==> flow/design.v <==
module distortion_correction #(
    parameter DATA_WIDTH = 16,
    parameter H_RES = 1280,
    parameter V_RES = 720
)(
    input clk,
    input rst_n,
    input [15:0] fx, fy,       
    input [15:0] cx, cy,       
    input [15:0] k1, k2, k3,   
    input valid_params,
    input [DATA_WIDTH-1:0] vin_data,
    input vin_de, vin_vs, vin_hs,
    input [9:0] pixel_x, pixel_y,
    output reg [DATA_WIDTH-1:0] vout_data,
    output reg vout_de, vout_vs, vout_hs,
    input [15:0] ram_rd_data,
    output reg [19:0] ram_rd_addr,
    output reg ram_rd_en
);
    localparam IDLE = 2'b00;
    localparam CALC = 2'b01;
    localparam WAIT = 2'b10;
    localparam OUT  = 2'b11;
    reg [1:0] state, next_state;
    reg signed [15:0] x_norm, y_norm;       
    reg signed [31:0] x2, y2, r2;           
    reg signed [31:0] r4, r6;               
    reg signed [31:0] distortion_factor;    
    reg signed [15:0] x_distorted, y_distorted;   
    reg [9:0] corrected_x, corrected_y;     
    reg [9:0] px_d1, py_d1, px_d2, py_d2;
    reg de_d1, vs_d1, hs_d1;
    reg de_d2, vs_d2, hs_d2;
    reg de_d3, vs_d3, hs_d3;
    reg [2:0] calc_cnt;
    always @(posedge clk or negedge rst_n) begin
        if (!rst_n) begin
            state <= IDLE;
        end else begin
            state <= next_state;
        end
    end
    always @(*) begin
        case (state)
            IDLE: next_state = (vin_de && valid_params) ? CALC : IDLE;
            CALC: next_state = (calc_cnt == 3'd4) ? WAIT : CALC;
            WAIT: next_state = OUT;
            OUT:  next_state = IDLE;
            default: next_state = IDLE;
        endcase
    end
    always @(posedge clk or negedge rst_n) begin
        if (!rst_n) begin
            calc_cnt <= 0;
            x_norm <= 0; y_norm <= 0;
            x2 <= 0; y2 <= 0; r2 <= 0;
            r4 <= 0; r6 <= 0;
            distortion_factor <= 0;
            x_distorted <= 0; y_distorted <= 0;
            corrected_x <= 0; corrected_y <= 0;
        end else begin
            case (state)
                IDLE: begin
                    calc_cnt <= 0;
                    if (vin_de && valid_params) begin
                        x_norm <= (pixel_x - cx);
                        y_norm <= (pixel_y - cy);
                    end
                end
                CALC: begin
                    calc_cnt <= calc_cnt + 1;
                    case (calc_cnt)
                        3'd0: begin
                            x2 <= x_norm * x_norm;
                            y2 <= y_norm * y_norm;
                        end
                        3'd1: begin
                            r2 <= x2 + y2;
                        end
                        3'd2: begin
                            r4 <= (r2 * r2) >> 16;   
                            r6 <= (r2 * r2 * r2) >> 24;
                        end
                        3'd3: begin
                            distortion_factor <= 32'h10000 + 
                                               ((k1 * r2) >> 8) + 
                                               ((k2 * r4) >> 8) + 
                                               ((k3 * r6) >> 8);
                        end
                        3'd4: begin
                            x_distorted <= (x_norm * distortion_factor) >> 16;
                            y_distorted <= (y_norm * distortion_factor) >> 16;
                        end
                    endcase
                end
                WAIT: begin
                    corrected_x <= cx + x_distorted;
                    corrected_y <= cy + y_distorted;
                end
                default: begin
                    calc_cnt <= 0;
                end
            endcase
        end
    end
    wire in_bounds = (corrected_x < H_RES) && (corrected_y < V_RES) && 
                    (corrected_x >= 0) && (corrected_y >= 0);
    always @(posedge clk or negedge rst_n) begin
        if (!rst_n) begin
            px_d1 <= 0; py_d1 <= 0; px_d2 <= 0; py_d2 <= 0;
            de_d1 <= 0; vs_d1 <= 0; hs_d1 <= 0;
            de_d2 <= 0; vs_d2 <= 0; hs_d2 <= 0;
            de_d3 <= 0; vs_d3 <= 0; hs_d3 <= 0;
            ram_rd_addr <= 0;
            ram_rd_en <= 0;
            vout_data <= 0;
            vout_de <= 0; vout_vs <= 0; vout_hs <= 0;
        end else begin
            px_d1 <= pixel_x; py_d1 <= pixel_y;
            px_d2 <= px_d1;   py_d2 <= py_d1;
            de_d1 <= vin_de; vs_d1 <= vin_vs; hs_d1 <= vin_hs;
            de_d2 <= de_d1;  vs_d2 <= vs_d1;  hs_d2 <= hs_d1;
            de_d3 <= de_d2;  vs_d3 <= vs_d2;  hs_d3 <= hs_d2;
            if (state == OUT) begin
                if (valid_params && de_d3 && in_bounds) begin
                    ram_rd_addr <= corrected_y * H_RES + corrected_x;
                    ram_rd_en <= 1'b1;
                end else begin
                    ram_rd_addr <= py_d2 * H_RES + px_d2;
                    ram_rd_en <= de_d3;
                end
            end else begin
                ram_rd_en <= 1'b0;
            end
            vout_data <= ram_rd_data;
            vout_de <= de_d3;
            vout_vs <= vs_d3;
            vout_hs <= hs_d3;
        end
    end
endmodule
## Tool chain data of distortion_correction

Tool output for the design above, in the order of the flow.
Lines are those of the file above, counted from 1.
Cell names lack the library's common part.
Not given: --

- Top: distortion_correction
- Clock input: clk
- Standard-cell library: sky130hd
- Corner: tt_025C_1v80

## Word-level counts

Counts by Yosys on the flattened word-level netlist (proc, flatten, opt, wreduce; memories kept). Register bits leave out memories and registers merged into their read ports (data or address). Print and check cells are left out. Cells with the same type and inputs are merged into one.

- Flip-flop bits (word level): 318
- Input bits: 170
- Output and inout bits: 40
- Word-level cells: 87

- Add/subtract/negate cells: 11
- Multipliers: 11
- Order comparisons: 4
- Eq/ne operators: 7
- Multiplexer cells: 7
- Reduce/logical cells: 14

Operators by type and width:

| kind | count |
|---|---|
| 32-bit by 32-bit multiplier with 32-bit output | 2 |
| 16-bit by 16-bit multiplier with 32-bit output | 3 |
| 16-bit by 32-bit multiplier with 26-bit output | 2 |
| 16-bit by 32-bit multiplier with 32-bit output | 1 |
| 16-bit by 8-bit multiplier with 24-bit output | 1 |
| 10-bit by 3-bit multiplier with 12-bit output with constant B | 2 |
| 20-bit by 10-bit adder with 20-bit output | 2 |
| 10-bit by 16-bit subtractor with 16-bit output | 2 |
| 32-bit adder | 1 |
| 26-bit by 16-bit adder with 27-bit output | 1 |
| 25-bit by 24-bit adder with 26-bit output | 1 |
| 17-bit by 24-bit adder with 25-bit output with constant A | 1 |
| 10-bit by 1-bit greater-or-equal comparator with 1-bit output with constant B | 2 |
| 10-bit adder | 2 |
| 20-bit 2-to-1 mux | 1 |
| 2-bit AND reduction | 6 |
| 10-bit by 11-bit less-than comparator with 1-bit output with constant B | 1 |
| 10-bit less-than comparator with constant B | 1 |
| 2-bit case mux with 4-bit select | 1 |
| 1-bit logical AND | 6 |
| 3-bit by 2-bit == test with 1-bit output with constant B | 2 |
| 3-bit case mux with 2-bit select | 1 |
| 2-bit == test with constant B | 2 |
| 3-bit by 1-bit adder with 3-bit output with constant B | 1 |
| 3-bit by 1-bit == test with 1-bit output with constant B | 1 |
| 3-bit == test with constant B | 1 |
| 3-bit zero test | 1 |
| 1-bit 2-to-1 mux | 3 |

Not listed: further kinds 3, cells in them 3.

## Longest topological paths

Yosys ltp: most cells in a row. Word level: on the elaborated netlist, between registers, memories and ports. Mapped: between sequential cells and ports; inverters and the memories' decode and read muxes count.

- Depth in word-level cells: 7
- ABC_AREA: 0
- Depth in mapped cells: 66

## Mapped cells and area

Source: synth_stat.txt of the flow (Yosys; design flattened, memories mapped). It holds for the ABC_AREA given above (unset counts as 0); a run with the other value may have another netlist.
The area totals of this step are shown rounded.

Cell types:

| type | count |
|---|---|
| fa_1 | 2,270 |
| ha_1 | 956 |
| inv_1 | 2,785 |
| dfrtp_1 | 311 |
| nand2_1 | 1,594 |
| and2_1 | 877 |
| xnor2_1 | 342 |
| clkbuf_1 | 467 |
| o21ai_0 | 214 |
| xor2_1 | 120 |
| a21oi_1 | 182 |
| a21o_1 | 101 |
| mux2_2 | 58 |
| nor2_1 | 168 |
| nand2b_1 | 85 |
| o21bai_1 | 53 |
| nor2b_1 | 39 |
| o21a_1 | 27 |

Other cell types: 59; their cells: 281.

- Cell count: 10,930
- Mapped area: 0.1004 mm^2
- Sequential area: 0.007809 mm^2
- Flip-flops: 312
- Buffer cells: 484

## Path before layout

OpenSTA on the mapped netlist: ideal clock, no wires. The path of least setup slack (recovery checks aside). Input and output delay are each 20% of the period. Register names are those of the netlist, which keeps one name where synthesis merged equal registers.

- Kind: register to register
- From: reg r2[3]
- To: reg r6[7]
- Period: 20.0 ns
- Setup time: 0.130 ns
- Time at the first pin: 0.000 ns
- Data arrival time: 14.450 ns
- Data required time: 19.870 ns
- Setup slack: 5.420 ns
- Delay of the path: 14.580 ns
- Stages on the path: 60
- Period reached after synthesis: 14.58 ns

"delay of the path" = arrival - input delay + setup time.
"stages on the path": output pins that drive a net of the path, with the launching flip-flop's if there is one; two outputs of one cell count as two.
"period reached after synthesis" is the clock period less the worst setup slack; recovery checks do not enter. This is arithmetic on one report: input and output delays are still those of the set period (20% each).
The rows between start and end are the longest chain of elaborated cells between them; the timing report does not say that the signal goes this way. Where chains are equally long, one stands for them.
Each line given opens the expression or statement behind the cell; cells for indexed reads and writes are added by Yosys, which also makes memories of some case tables.

- Cell sequence: dfrtp_1 -> clkbuf_1 -> clkbuf_1 -> clkbuf_1 -> nand2_1 -> fa_1 -> inv_1 -> fa_1 -> inv_1 -> fa_1 -> inv_1 -> fa_1 -> ha_1 -> ha_1 -> inv_1 -> fa_1 -> fa_1 -> inv_1 -> [... 24 more ...] -> xnor2_1 -> xnor2_1 -> xnor2_1 -> xnor2_1 -> xnor2_1 -> xnor2_1 -> xnor2_1 -> xnor2_1 -> xnor2_1 -> xnor3_1 -> xnor3_1 -> xnor2_1 -> xnor2_1 -> xnor2_1 -> xnor2_1 -> xnor3_1 -> xnor2_1 -> o21ai_1
- Length of the longest elaborated chain: 2

Ends and longest elaborated chain, after synthesis:

| element | RTL line | source |
|---|---|---|
| from (decl) | 27 | `reg signed [31:0] x2, y2, r2;` |
| from (assign) | 57 | `x2 <= 0; y2 <= 0; r2 <= 0;` |
| from (assign) | 79 | `r2 <= x2 + y2;` |
| 32-bit by 32-bit multiplier with 32-bit output (2 in a row) | 83 | `r6 <= (r2 * r2 * r2) >> 24;` |
| to (assign) | 58 | `r4 <= 0; r6 <= 0;` |
| to (assign) | 83 |  |

## Path in the finished layout

From the final timing report of stored run 1: the path of least setup slack in the routed layout; clock arrival at registers is part of the times.

- Kind: register to register
- From: reg r2[7]
- To: reg r6[7]
- Period: 20.0 ns
- Setup time: 0.13 ns
- Time at the first pin: 0.61 ns
- Data arrival time: 18.08 ns
- Data required time: 20.51 ns
- Setup slack: 2.43 ns
- Stages on the path: 56

The rows between start and end are the longest chain of elaborated cells between them; the timing report does not say that the signal goes this way. Where chains are equally long, one stands for them.

- Cell sequence: dfrtp_2 -> buf_4 -> nand2_1 -> fa_1 -> inv_1 -> fa_1 -> inv_1 -> fa_1 -> inv_1 -> fa_1 -> ha_1 -> ha_1 -> inv_1 -> fa_1 -> fa_1 -> inv_1 -> ha_1 -> inv_1 -> [... 20 more ...] -> xnor2_1 -> xnor2_1 -> xnor2_1 -> xnor2_1 -> xnor2_1 -> xnor2_1 -> xnor2_1 -> xnor2_1 -> xnor2_1 -> xnor3_1 -> xnor3_1 -> xnor2_1 -> xnor2_1 -> xnor2_1 -> xnor2_1 -> xnor3_1 -> xnor2_1 -> o21ai_1
- Length of the longest elaborated chain: 2

Ends and longest elaborated chain, after layout:

| element | RTL line | source |
|---|---|---|
| from (decl) | 27 | `reg signed [31:0] x2, y2, r2;` |
| from (assign) | 57 | `x2 <= 0; y2 <= 0; r2 <= 0;` |
| from (assign) | 79 | `r2 <= x2 + y2;` |
| 32-bit by 32-bit multiplier with 32-bit output (2 in a row) | 83 | `r6 <= (r2 * r2 * r2) >> 24;` |
| to (assign) | 58 | `r4 <= 0; r6 <= 0;` |
| to (assign) | 83 |  |

Lab notebook: distortion_correction

Below are 4 stored runs of the flow (Yosys, OpenROAD; platform sky130hd) on distortion_correction, each with its settings and what was measured, unordered. Constraints: input delay and output delay 20% of the set period each, output load 0.01 pF.
By "time used up by the worst setup path" is meant the share of the clock period that the worst setup path is allowed (20% is reserved at inputs, 20% at outputs), minus its slack. Clock arrival times at its registers enter into it.
The results are shown rounded.

### Stored run 1

Settings: `CELL_PAD_IN_SITES_DETAIL_PLACEMENT=1`, `CELL_PAD_IN_SITES_GLOBAL_PLACEMENT=1`, `CORE_ASPECT_RATIO=0.74`, `CORE_MARGIN=5`, `CORE_UTILIZATION=60`, `MAX_ROUTING_LAYER=met4`, `MIN_ROUTING_LAYER=met1`, `PLACE_DENSITY_LB_ADDON=0.15`, `TNS_END_PERCENT=90`, `period_ns=20.0`, `CAP_MARGIN=20`, `SLEW_MARGIN=20`

- Standard-cell area after layout: 0.1056 mm^2
- Synthesis area: 0.1004 mm^2
- Final worst hold slack: 0.344 ns
- Setup total negative slack: 0.000 ns
- Die size: 0.1757 mm^2
- Worst slack on setup checks: 2.427 ns
- Time used up by the worst setup path: 17.57 ns
- Worst setup path type: register to register

### Stored run 2

Settings: `ABC_AREA=1`, `CELL_PAD_IN_SITES_DETAIL_PLACEMENT=2`, `CELL_PAD_IN_SITES_GLOBAL_PLACEMENT=1`, `CORE_ASPECT_RATIO=0.74`, `CORE_MARGIN=5`, `CORE_UTILIZATION=60`, `CTS_CLUSTER_SIZE=33`, `GPL_ROUTABILITY_DRIVEN=0`, `GPL_TIMING_DRIVEN=0`, `MAX_ROUTING_LAYER=met5`, `MIN_ROUTING_LAYER=met1`, `PLACE_DENSITY_LB_ADDON=0.15`, `TNS_END_PERCENT=90`, `period_ns=20.0`, `CAP_MARGIN=20`, `SLEW_MARGIN=20`

Not finished: placement ended with a tool error.

### Stored run 3

Settings: `CORE_UTILIZATION=40`, `SETUP_SLACK_MARGIN=4.79`, `period_ns=16.9`, `CAP_MARGIN=20`, `CORE_MARGIN=2`, `SLEW_MARGIN=20`

- Standard-cell area after layout: 0.1087 mm^2
- Synthesis area: 0.1004 mm^2
- Final worst hold slack: 0.346 ns
- Setup total negative slack: 0.000 ns
- Die size: 0.2551 mm^2
- Worst slack on setup checks: 2.048 ns
- Time used up by the worst setup path: 14.85 ns
- Worst setup path type: register to register

### Stored run 4

Settings: `CELL_PAD_IN_SITES_DETAIL_PLACEMENT=1`, `CORE_UTILIZATION=60`, `PLACE_DENSITY_LB_ADDON=0.15`, `period_ns=20.0`, `CAP_MARGIN=20`, `CORE_MARGIN=2`, `SLEW_MARGIN=20`

- Standard-cell area after layout: 0.1056 mm^2
- Synthesis area: 0.1004 mm^2
- Final worst hold slack: 0.349 ns
- Setup total negative slack: 0.000 ns
- Die size: 0.1707 mm^2
- Worst slack on setup checks: 1.845 ns
- Time used up by the worst setup path: 18.15 ns
- Worst setup path type: register to register
